==> flow/design.v <==
`timescale 1ns / 1ps
module adder(
    input wire [7:0] in1,
    input wire [7:0] in2,
    input wire sub,  
    output wire [7:0] out
    );
    reg [7:0] tmp;
    wire s0,s1,s2,s3,s4,s5,s6,s7;
    wire co0,co1,co2,co3,co4,co5,co6,co7;
    fa f0(in1[0],in2[0],1'b0,s0,co0);
    fa f1(in1[1],in2[1],co0,s1,co1);
    fa f2(in1[2],in2[2],co1,s2,co2);
    fa f3(in1[3],in2[3],co2,s3,co3);
    fa f4(in1[4],in2[4],co3,s4,co4);
    fa f5(in1[5],in2[5],co4,s5,co5);
    fa f6(in1[6],in2[6],co5,s6,co6);
    fa f7(in1[7],in2[7],co6,s7,co7);  
    assign out = {s7,s6,s5,s4,s3,s2,s1,s0} + sub;
endmodule 
module fa( input A,
       input B,
       input CIN,
       output S,
       output COUT
       );
       assign S = A^B^CIN;
       assign COUT = (A&B) | (CIN&A) | (CIN&B);
endmodule
`timescale 1ns / 1ps
module multiplier(
    input wire [7:0] in1,
    input wire [7:0] in2,
    output wire [7:0] out 
    );
    wire [8:0] A_out1, A_out2, A_out3, A_out4, A_out5, A_out6, A_out7, A_out8;
    wire [7:0] Q_out1, Q_out2, Q_out3, Q_out4, Q_out5, Q_out6, Q_out7, Q_out8;
    wire q0_1, q0_2, q0_3, q0_4, q0_5, q0_6, q0_7, q0_8; 
    Booth B1 (
        9'h000,in1,in2,1'b0,
        A_out1,Q_out1,q0_1
        );
    Booth B2 (
        A_out1,in1,Q_out1,q0_1,
        A_out2,Q_out2,q0_2
        );
    Booth B3 (
        A_out2,in1,Q_out2,q0_2,
        A_out3,Q_out3,q0_3
        );
    Booth B4 (
        A_out3,in1,Q_out3,q0_3,
        A_out4,Q_out4,q0_4
        );
    Booth B5 (
        A_out4,in1,Q_out4,q0_4,
        A_out5,Q_out5,q0_5
        );
    Booth B6 (
        A_out5,in1,Q_out5,q0_5,
        A_out6,Q_out6,q0_6
        );
    Booth B7 (
        A_out6,in1,Q_out6,q0_6,
        A_out7,Q_out7,q0_7
        );
    Booth B8 (
        A_out7,in1,Q_out7,q0_7,
        A_out8,Q_out8,q0_8
        );
    assign out = A_out8[7:0];  
endmodule
module Booth(
    input [8:0] A_in,
    input [7:0] M,
    input [7:0] Q_in,
    input  q0,
    output reg [8:0] A_out,
    output reg [7:0] Q_out,
    output reg q0_out
    );
    wire [8:0] sum, diff;
    assign sum = A_in + {M[7], M};
    assign diff = A_in - {M[7], M};
    always@(A_in,Q_in,M,q0,sum,diff)
    begin
        case({Q_in[0],q0})
            2'b00,2'b11: {A_out, Q_out, q0_out} = {A_in[8], A_in, Q_in};
            2'b01: {A_out, Q_out, q0_out} = {sum[8], sum, Q_in};
            default: {A_out, Q_out, q0_out} = {diff[8], diff, Q_in};
        endcase
    end
endmodule
`timescale 1ns / 1ps
module register(
    input wire [7:0] din,
    input wire clk,
    input wire reset,
    input wire ld,
    output reg [7:0] data
    );
    always@(posedge clk or posedge reset)
    begin
        if(reset == 1)
            data <= 0;
        else if(ld == 1)
            data <= din;
    end
endmodule
`timescale 1ns / 1ps
module controller(
    input wire clk,
    input wire reset,
    output reg [3:0] state,
    output reg [9:0] load, mul_en, add1_en, add2_en, mul_read, add1_read, add2_read  
    );
    parameter [3:0] s1 = 4'b0000,
                    s2 = 4'b0001,
                    s3 = 4'b0011,
                    s4 = 4'b0010,
                    s5 = 4'b0110,
                    s6 = 4'b0111,
                    s7 = 4'b1111,
                    s8 = 4'b1110,
                    s9 = 4'b1010,
                    s10 = 4'b1011,
                    s11 = 4'b1001,
                    s12 = 4'b1000;
    reg not_first_flag;  
    always@(posedge clk or posedge reset)
    begin
        if(reset)
            begin
                state <= s1;
                not_first_flag <= 1'b0;
            end
        else
        begin
            if(state == s3)
                not_first_flag <= 1'b1;
            case(state)
                s1: state <= s2;
                s2: state <= s3;
                s3: state <= s4;
                s4: state <= s5;
                s5: state <= s6;
                s6: state <= s7;
                s7: state <= s8;
                s8: state <= s9;
                s9: state <= s10;
                s10: state <= s11;
                s11: state <= s12;
                s12: state <= s1;
                default: state <= s1;
            endcase
        end       
    end
    always@(*)
    begin
        load = 0;
        mul_en = 0;
        add1_en = 0;
        add2_en = 0;
        mul_read = 0;
        add1_read = 0;
        add2_read = 0;
        case(state)
            s1: 
                begin
                    load = 10'b0000000001;
                    if(not_first_flag)
                    begin
                        mul_en = 0; 
                        add1_en = 10'b1000001000; 
                        add2_en = 10'b0001000100; 
                        mul_read = 0; 
                        add1_read = 10'b0000000100;
                        add2_read = 0;
                    end
                end
            s2: 
                begin
                    load = 10'b0000000010;
                    if(not_first_flag)
                    begin
                        mul_en = 0; 
                        add1_en = 0; 
                        add2_en = 10'b0010001000; 
                        mul_read = 0; 
                        add1_read = 10'b0000001000;
                        add2_read = 0;
                    end
                end
            s3:
                begin
                    load = 10'b0000000100; 
                    mul_en = 0; 
                    add1_en = 0; 
                    add2_en = 0; 
                    mul_read = 0; 
                    add1_read = 0;
                    add2_read = 0;
                end
            s4:
                begin
                    load = 10'b0000001000;
                    mul_en = 0;
                    add1_en = 0; 
                    add2_en = 0; 
                    mul_read = 0;
                    add1_read = 0;
                    add2_read = 0;
                end
            s5:
                begin
                    load = 10'b0000010000;
                    mul_en = 0;
                    add1_en = 0; 
                    add2_en = 0; 
                    mul_read = 0;
                    add1_read = 0;
                    add2_read = 0;
                end
            s6:
                begin
                    load = 10'b0000100000;
                    mul_en = 10'b0000010001;  
                    add1_en = 0; 
                    add2_en = 0; 
                    mul_read = 0;
                    add1_read = 0;
                    add2_read = 0;
                end
            s7:
                begin
                    load = 10'b0001000000;
                    mul_en = 10'b0000100010;  
                    add1_en = 0; 
                    add2_en = 0; 
                    mul_read = 10'b0000000001;  
                    add1_read = 0;
                    add2_read = 0;
                end
            s8:
                begin
                    load = 10'b0010000000;  
                    mul_en = 10'b0001000100;  
                    add1_en = 0; 
                    add2_en = 0; 
                    mul_read = 10'b0000000010;  
                    add1_read = 0;
                    add2_read = 0;
                end
            s9:
                begin
                    load = 10'b0100000000;  
                    mul_en = 10'b0010001000;  
                    add1_en = 0; 
                    add2_en = 0; 
                    mul_read = 10'b0000000100;  
                    add1_read = 0;
                    add2_read = 0;
                end
            s10:
                begin
                    load = 10'b1000000000;  
                    mul_en = 0; 
                    add1_en = 10'b0100000001; 
                    add2_en = 0; 
                    mul_read = 10'b0000001000;  
                    add1_read = 0;
                    add2_read = 0;
                end
            s11:
                begin
                    load = 10'b0100000000;  
                    mul_en = 0; 
                    add1_en = 10'b1000000010; 
                    add2_en = 10'b0000010001; 
                    mul_read = 0; 
                    add1_read = 10'b0000000001;
                    add2_read = 0;
                end
            s12:
                begin
                    load = 10'b1000000000;  
                    mul_en = 0; 
                    add1_en = 10'b0100000100; 
                    add2_en = 10'b0000100010; 
                    mul_read = 0; 
                    add1_read = 10'b0000000010;
                    add2_read = 0;
                end
            default: 
                load = 0;
        endcase
    end
endmodule
`timescale 1ns / 1ps
module datapath(
    input wire clk,
    input wire reset,
    input wire [3:0] state,
    input wire [7:0] next_in,
    input wire [9:0] load, mul_en, add1_en, add2_en, mul_read, add1_read, add2_read,  
    output wire [7:0] r1,r2,r3,r4,r5,r6,r7,r8,r9,r10,  
    output reg [7:0] f
    );
    parameter [3:0] s1 = 4'b0000,
                    s2 = 4'b0001,
                    s3 = 4'b0011,
                    s4 = 4'b0010,
                    s5 = 4'b0110,
                    s6 = 4'b0111,
                    s7 = 4'b1111,
                    s8 = 4'b1110,
                    s9 = 4'b1010,
                    s10 = 4'b1011,
                    s11 = 4'b1001,
                    s12 = 4'b1000;
    wire [7:0] sum1,sum2,prod;  
    reg [7:0] add11,add12,add21,add22,mul1,mul2;
    reg not_first_flag;  
    adder A1(add11,add12,1'b0,sum1);  
    adder A2(add21,~add22,1'b1,sum2);  
    multiplier M1(mul1,mul2,prod);
    register reg1((load[0]) ? next_in : (mul_read[0]) ? prod : (add1_read[0]) ? sum1 : (add2_read[0]) ? sum2 : 8'b0,
        clk,reset,
        load[0] || mul_read[0] || add1_read[0] || add2_read[0],
        r1);
    register reg2((load[1]) ? next_in : (mul_read[1]) ? prod : (add1_read[1]) ? sum1 : (add2_read[1]) ? sum2 : 8'b0,
        clk,reset,
        load[1] || mul_read[1] || add1_read[1] || add2_read[1],
        r2);
    register reg3((load[2]) ? next_in : (mul_read[2]) ? prod : (add1_read[2]) ? sum1 : (add2_read[2]) ? sum2 : 8'b0,
        clk,reset,
        load[2] || mul_read[2] || add1_read[2] || add2_read[2],
        r3);
    register reg4((load[3]) ? next_in : (mul_read[3]) ? prod : (add1_read[3]) ? sum1 : (add2_read[3]) ? sum2 : 8'b0,
        clk,reset,
        load[3] || mul_read[3] || add1_read[3] || add2_read[3],
        r4);
    register reg5((load[4]) ? next_in : (mul_read[4]) ? prod : (add1_read[4]) ? sum1 : (add2_read[4]) ? sum2 : 8'b0,
        clk,reset,
        load[4] || mul_read[4] || add1_read[4] || add2_read[4],
        r5);
    register reg6((load[5]) ? next_in : (mul_read[5]) ? prod : (add1_read[5]) ? sum1 : (add2_read[5]) ? sum2 : 8'b0,
        clk,reset,
        load[5] || mul_read[5] || add1_read[5] || add2_read[5],
        r6);
    register reg7((load[6]) ? next_in : (mul_read[6]) ? prod : (add1_read[6]) ? sum1 : (add2_read[6]) ? sum2 : 8'b0,
        clk,reset,
        load[6] || mul_read[6] || add1_read[6] || add2_read[6],
        r7);
    register reg8((load[7]) ? next_in : (mul_read[7]) ? prod : (add1_read[7]) ? sum1 : (add2_read[7]) ? sum2 : 8'b0,
        clk,reset,
        load[7] || mul_read[7] || add1_read[7] || add2_read[7],
        r8);
    register reg9((load[8]) ? next_in : (mul_read[8]) ? prod : (add1_read[8]) ? sum1 : (add2_read[8]) ? sum2 : 8'b0,
        clk,reset,
        load[8] || mul_read[8] || add1_read[8] || add2_read[8],
        r9);
    register reg10((load[9]) ? next_in : (mul_read[9]) ? prod : (add1_read[9]) ? sum1 : (add2_read[9]) ? sum2 : 8'b0,
        clk,reset,
        load[9] || mul_read[9] || add1_read[9] || add2_read[9],
        r10);
    always@(posedge clk or posedge reset)
    begin
        if(reset)
        begin
            f <= 0;     
            not_first_flag <= 1'b0;
        end
        else
        begin
            case(state)
                s1, s2, s3:
                    if(not_first_flag)
                        f <= sum2;
                s4:
                    not_first_flag <= 1'b1;
                s12:
                    f <= sum2;
                default: ;
            endcase
        end
    end
    always@(posedge clk)
    begin
        case(state)
            s1:
                begin
                    if(not_first_flag)
                    begin
                        add11 <= r4;
                        add12 <= r10;
                        add21 <= sum1;
                        add22 <= r7;
                    end
                end
            s2:
                begin
                    if(not_first_flag)
                    begin
                        add21 <= sum1;
                        add22 <= r8;
                    end
                end
            s6:  
                begin
                    mul1 <= r1;
                    mul2 <= r5;
                end
            s7:  
                begin
                    mul1 <= r2;
                    mul2 <= r6;
                end
            s8:  
                begin
                    mul1 <= r3;
                    mul2 <= r7;
                end
            s9:  
                begin
                    mul1 <= r4;
                    mul2 <= r8;
                end
            s10:  
                begin
                    add11 <= r1;
                    add12 <= r9;
                end
            s11:  
                begin
                    add11 <= r2;
                    add12 <= r10;
                    add21 <= sum1;
                    add22 <= r5;
                end
            s12:  
                begin
                    add11 <= r3;
                    add12 <= r9;
                    add21 <= sum1;
                    add22 <= r6;
                end
            default: ;
        endcase
    end
endmodule
`timescale 1ns / 1ps
module top(
    input wire clk,
    input wire reset,
    input wire [7:0] next_in,
    output wire [7:0] f
    );
    wire [7:0] r1,r2,r3,r4,r5,r6,r7,r8,r9,r10;  
    wire [9:0] load, mul_en, add1_en, add2_en, mul_read, add1_read, add2_read;
    wire [3:0] state;
    controller C1(
        clk,
        reset,
        state,
        load, mul_en, add1_en, add2_en, mul_read, add1_read, add2_read  
    );
    datapath DP1(
        clk,
        reset,
        state,
        next_in,
        load, mul_en, add1_en, add2_en, mul_read, add1_read, add2_read,  
        r1,r2,r3,r4,r5,r6,r7,r8,r9,r10,  
        f
    );
endmodule
# == Step by step through the tools: top ==
# Tool output for the design above, in the order of the flow.
# Lines are those of the file above, counted from 1.
# Operators carry their Yosys type and port widths (W data, S select, Z words).
# A cell with - has no value.
# setup
top,top
clock_port,clk
library,sky130hd
corner,tt_025C_1v80

# == Elaborated design ==
# Yosys after proc, flatten, opt, wreduce and memory -nomap, before mapping. Memory bits, and registers merged into a memory's read port (data or address), are not among the register bits. Print and check cells are not counted. Equal cells are merged and count once.
# Yosys's memory passes give these memory sizes; they may raise the number of words (mostly to a power of two), join words into wider ones and drop unused or constant bits.
# bits
register_bits,138
clocked_rd_ports_x_width,4
n_memories,1
mem_bits_rw,0
rom_bits,64
inputBits,10
elab_cells,266
latch_bits,0
output_inout_bits,8
# op_classes
reduce_and_logical,52
mul,0
logic,93
n_shift,0
cmp,0
div,0
addsub,16
eq_ne,29
muxes,56
# memory_table
memory,words,word_bits,rd,write_ports,line_no,rtl
(no name shown),16,4,1,0,141,case(state)
# ops
cell,count
$mux W8,36
$pmux W18 S2,6
$pmux W8 S4,4
$pmux W10 S10,1
$add A9 B9 Y9,7
$sub A9 B9 Y9,7
$pmux W10 S4,1
$and A1 B1 Y1,38
$pmux W17 S2,1
$pmux W8 S2,2
$xor A1 B1 Y1,30
$or A1 B1 Y1,24
$eq A4 B4 Y1 const B,6
$pmux W8 S3,1
$reduce_or A2 Y1,11
$mux W18,1
$logic_not A2 Y1,8
$pmux W4 S4,1
$logic_or A1 B1 Y1,14
$eq A2 B1 Y1 const B,7
$eq A2 B2 Y1 const B,7
$reduce_bool A4 Y1,3
$sub A1 B8 Y9 const A,1
$ne A2 B1 Y1 const B,4
$reduce_and A2 Y1,4
$eq A4 B2 Y1 const B,2
$eq A4 B3 Y1 const B,2
$add A8 B1 Y8 const B,1
# Other operator kinds: 10; their cells: 16.

# == Logic depth ==
# Yosys ltp: most cells in a row. Word level: on the elaborated netlist, between registers, memories and ports. Mapped: between sequential cells and ports; inverters and the memories' decode and read muxes count.
# depth
ltp_word,25
ABC_AREA,0
depth_mapped,55
ltp_nobuf,53

# == After synthesis ==
# Source: synth_stat.txt of the flow (Yosys; design flattened, memories mapped). It holds for the ABC_AREA given above (unset counts as 0); a run with the other value may have another netlist.
# The area totals of this step are shown rounded.
# by_type
cell,count,type_area_um2
sky130_fd_sc_hd__dfrtp_1,94,2.35E+03
sky130_fd_sc_hd__edfxtp_1,48,1.44E+03
sky130_fd_sc_hd__mux2_2,72,810.778
sky130_fd_sc_hd__ha_1,63,788.256
sky130_fd_sc_hd__nand2_1,160,600.576
sky130_fd_sc_hd__xnor2_1,66,578.054
sky130_fd_sc_hd__a222oi_1,56,560.538
sky130_fd_sc_hd__xor2_1,46,402.886
sky130_fd_sc_hd__nor2_1,106,397.882
sky130_fd_sc_hd__fa_1,19,380.365
sky130_fd_sc_hd__a21oi_1,67,335.322
sky130_fd_sc_hd__o21ai_0,51,255.245
sky130_fd_sc_hd__inv_1,61,228.97
sky130_fd_sc_hd__clkbuf_1,50,187.68
sky130_fd_sc_hd__a21o_1,22,165.158
sky130_fd_sc_hd__nor3_1,29,145.139
sky130_fd_sc_hd__nand3_1,24,120.115
sky130_fd_sc_hd__xnor3_1,4,90.086
# Not listed: further types 79, cells in them 248.
# synth_totals
sequential_area_um2,3794
ff_cells,142
cell_count,1286
mapped_area_um2,11790
n_buf,70
# By module: a second synthesis without flattening, with its own total; a netlist apart from the flattened one above.
# unflattened
hier_cells,1960
area_unflattened_um2,16360
# Rows give one instance, submodules left out.
# by_module
module,cells,area_um2,n_inst,mod_seq_area_um2
Booth,112,757.0,8,0.0
datapath,731,5573,1,1667
register,18,335.3,10,200.2
controller,102,795.8,1,125.1
fa,1,20.0,16,0.0
adder,17,128.9,2,0.0
multiplier,1,3.8,1,0.0
top,0,0.0,1,0.0

# == Timing after synthesis ==
# Path of least setup slack by OpenSTA after synthesis, without wires, with an ideal clock, recovery checks aside; 20% of the period is set as input and as output delay. Where synthesis merged equal registers, the netlist keeps one of their names.
# synth_timing
kind,register to register
start,register DP1.mul1[0]
end,register DP1.reg2.data[7]
driving_pins,51
slack_ns,0.726
tclk_ns,12.0
setup_time_ns,0.134
launch_ns,0.000
t_arrival_ns,11.140
path_buffers,3
path_delay_ns,11.274
required_time_ns,11.866
period_less_setup_slack_ns,11.274
# "path_delay_ns" is the arrival time less input delay plus setup time.
# "driving_pins" counts driving pins, that of a launching flip-flop among them; a cell with two outputs on the path counts twice.
# "period_less_setup_slack_ns" = period - worst setup slack (recovery checks aside). The figure is calculated, with input and output delays left at 20% of the set period.
# Between the ends stands the longest chain of elaborated cells between them, by number of cells; it is not shown to be the way that was timed. Of several equally long chains one is given.
# Each line given opens the expression or statement behind the cell; cells for indexed reads and writes are added by Yosys, which also makes memories of some case tables.
# A register here has more assigning lines than the two given.
# synth_via
path_cell_list,sky130_fd_sc_hd__edfxtp_1 -> sky130_fd_sc_hd__clkbuf_1 -> sky130_fd_sc_hd__inv_1 -> sky130_fd_sc_hd__ha_1 -> sky130_fd_sc_hd__buf_2 -> sky130_fd_sc_hd__nor3b_2 -> sky130_fd_sc_hd__buf_6 -> sky130_fd_sc_hd__mux2i_2 -> sky130_fd_sc_hd__ha_1 -> sky130_fd_sc_hd__a21o_1 -> sky130_fd_sc_hd__a31o_2 -> sky130_fd_sc_hd__xnor2_1 -> sky130_fd_sc_hd__o21ai_0 -> sky130_fd_sc_hd__ha_1 -> sky130_fd_sc_hd__a21oi_1 -> sky130_fd_sc_hd__nand3b_1 -> sky130_fd_sc_hd__or4_1 -> sky130_fd_sc_hd__a221o_1 -> (+15 left out) -> sky130_fd_sc_hd__o21ai_0 -> sky130_fd_sc_hd__o31a_1 -> sky130_fd_sc_hd__ha_1 -> sky130_fd_sc_hd__nor3_1 -> sky130_fd_sc_hd__a21oi_1 -> sky130_fd_sc_hd__a21boi_0 -> sky130_fd_sc_hd__a311oi_1 -> sky130_fd_sc_hd__xor2_1 -> sky130_fd_sc_hd__ha_1 -> sky130_fd_sc_hd__or3b_2 -> sky130_fd_sc_hd__mux4_2 -> sky130_fd_sc_hd__nand2_1 -> sky130_fd_sc_hd__ha_1 -> sky130_fd_sc_hd__a21o_1 -> sky130_fd_sc_hd__a31oi_1 -> sky130_fd_sc_hd__mux2i_1 -> sky130_fd_sc_hd__xor2_1 -> sky130_fd_sc_hd__o21ai_1
elab_chain_cells,18
cone_cells,25
lines_between,4
cone_classes,add/sub: 15; mux: 10
# synth_rtl
item,line_no,rtl
start: declaration,322,"reg [7:0] add11,add12,add21,add22,mul1,mul2;"
start: assignment,411,mul1 <= r1;
start: assignment,416,mul1 <= r2;
$sub A1 B8 Y9,84,"assign diff = A_in - {M[7], M};"
$mux W18,87,"case({Q_in[0],q0})"
$sub A9 B9 Y9,84,
$pmux W18 S2,87,
$sub A9 B9 Y9,84,
$pmux W18 S2,87,
$sub A9 B9 Y9,84,
(+3 left out),-,
$sub A9 B9 Y9,84,
$pmux W18 S2,87,
$sub A9 B9 Y9,84,
$pmux W18 S2,87,
$sub A9 B9 Y9,84,
$pmux W17 S2,87,
$mux W8 x2,331,register reg2((load[1]) ? next_in : (mul_read[1]) ? prod : (add1_read[1]) ? sum1 : (add2_read[1]) ? sum2 : 8'b ...
end: assignment,105,data <= 0;
end: assignment,107,data <= din;
end: declaration,100,output reg [7:0] data

# == Timing after layout ==
# Path of least setup slack in the final report of flow run 1 (OpenROAD, finished layout, wires in). Where an end is a register, its clock arrival counts in the times.
# layout_timing
kind,register to register
start,register DP1.mul1[0]
end,register DP1.reg1.data[7]
tclk_ns,8.51
driving_pins,50
t_arrival_ns,10.76
setup_time_ns,0.12
slack_ns,-1.95
launch_ns,0.43
path_buffers,2
required_time_ns,8.81
# Between the ends stands the longest chain of elaborated cells between them, by number of cells; it is not shown to be the way that was timed. Of several equally long chains one is given.
# A register here has more assigning lines than the two given.
# layout_via
path_cell_list,sky130_fd_sc_hd__edfxtp_1 -> sky130_fd_sc_hd__clkinv_4 -> sky130_fd_sc_hd__ha_4 -> sky130_fd_sc_hd__nor3b_4 -> sky130_fd_sc_hd__mux2i_4 -> sky130_fd_sc_hd__ha_4 -> sky130_fd_sc_hd__a21o_1 -> sky130_fd_sc_hd__a31o_4 -> sky130_fd_sc_hd__xnor2_2 -> sky130_fd_sc_hd__o21ai_2 -> sky130_fd_sc_hd__ha_4 -> sky130_fd_sc_hd__a21oi_4 -> sky130_fd_sc_hd__nand3b_1 -> sky130_fd_sc_hd__or4_4 -> sky130_fd_sc_hd__a221o_1 -> sky130_fd_sc_hd__and3_4 -> sky130_fd_sc_hd__o31a_1 -> sky130_fd_sc_hd__or3_4 -> (+14 left out) -> sky130_fd_sc_hd__ha_4 -> sky130_fd_sc_hd__a21o_1 -> sky130_fd_sc_hd__a21oi_2 -> sky130_fd_sc_hd__o31ai_1 -> sky130_fd_sc_hd__a21oi_1 -> sky130_fd_sc_hd__a311oi_2 -> sky130_fd_sc_hd__xor2_1 -> sky130_fd_sc_hd__ha_2 -> sky130_fd_sc_hd__or3b_4 -> sky130_fd_sc_hd__mux4_2 -> sky130_fd_sc_hd__nand2_2 -> sky130_fd_sc_hd__ha_4 -> sky130_fd_sc_hd__a21o_1 -> sky130_fd_sc_hd__a31oi_1 -> sky130_fd_sc_hd__mux2i_1 -> sky130_fd_sc_hd__xor2_1 -> sky130_fd_sc_hd__buf_4 -> sky130_fd_sc_hd__o21ai_1
elab_chain_cells,18
cone_cells,25
lines_between,4
cone_classes,add/sub: 15; mux: 10
# layout_rtl
item,line_no,rtl
start: declaration,322,"reg [7:0] add11,add12,add21,add22,mul1,mul2;"
start: assignment,411,mul1 <= r1;
start: assignment,416,mul1 <= r2;
$sub A1 B8 Y9,84,"assign diff = A_in - {M[7], M};"
$mux W18,87,"case({Q_in[0],q0})"
$sub A9 B9 Y9,84,
$pmux W18 S2,87,
$sub A9 B9 Y9,84,
$pmux W18 S2,87,
$sub A9 B9 Y9,84,
(+3 left out),-,
$sub A9 B9 Y9,84,
$pmux W18 S2,87,
$sub A9 B9 Y9,84,
$pmux W18 S2,87,
$sub A9 B9 Y9,84,
$pmux W17 S2,87,
$mux W8 x2,327,register reg1((load[0]) ? next_in : (mul_read[0]) ? prod : (add1_read[0]) ? sum1 : (add2_read[0]) ? sum2 : 8'b ...
end: assignment,105,data <= 0;
end: assignment,107,data <= din;
end: declaration,100,output reg [7:0] data

# Module top, platform sky130hd: 4 stored runs of the flow (Yosys, OpenROAD) with differing settings, in no particular order. Input and output delays are each 20% of the period that was set; the output load is 0.01 pF.
# "period_reached_ns" means the clock period less the worst setup slack. The figure is calculated, with input and output delays left at 20% of the set period.
# The results are shown rounded.
# Among the settings, . means not set for that run.
# Among the results, . means that no value is shown for the run.
run,CAP_MARGIN,CELL_PAD_IN_SITES_DETAIL_PLACEMENT,CORE_UTILIZATION,CTS_CLUSTER_DIAMETER,MAX_ROUTING_LAYER,PLACE_DENSITY_LB_ADDON,SETUP_SLACK_MARGIN,SLEW_MARGIN,TNS_END_PERCENT,period_ns,CORE_MARGIN,ABC_AREA,CTS_CLUSTER_SIZE,MIN_ROUTING_LAYER,CELL_PAD_IN_SITES_GLOBAL_PLACEMENT,CORE_ASPECT_RATIO,GPL_ROUTABILITY_DRIVEN,GPL_TIMING_DRIVEN,PLACE_DENSITY,cell_area_final_um2,synthesis_area_um2,timing.setup.ws_ns,holdWs_ns,total_die_area_um2,period_reached_ns,timing.setup.tns_ns
flow run 1,40,2,19,62,met4,0.14,1.74,15,85,8.51,2,.,.,.,.,.,.,.,.,16290,11790,-1.949,0.503,64050,10.459,-38.58
flow run 2,40,1,55,365,.,0.19,2.31,20,.,7.99,2,1,94,met1,.,.,.,.,.,.,.,.,.,.,.,.
flow run 3,20,.,40,.,.,.,.,20,.,12.0,2,.,.,.,.,.,.,.,.,13160,11790,0.604,0.500,30860,11.396,0.000
flow run 4,20,0,16,.,met4,.,.,40,45,13.2,7,1,64,met1,0,1.79,0,0,0.95,13820,11800,2.916,0.482,81890,10.284,0.000
# Flow run 2: no final report: clock tree synthesis broke off with DPL-0033
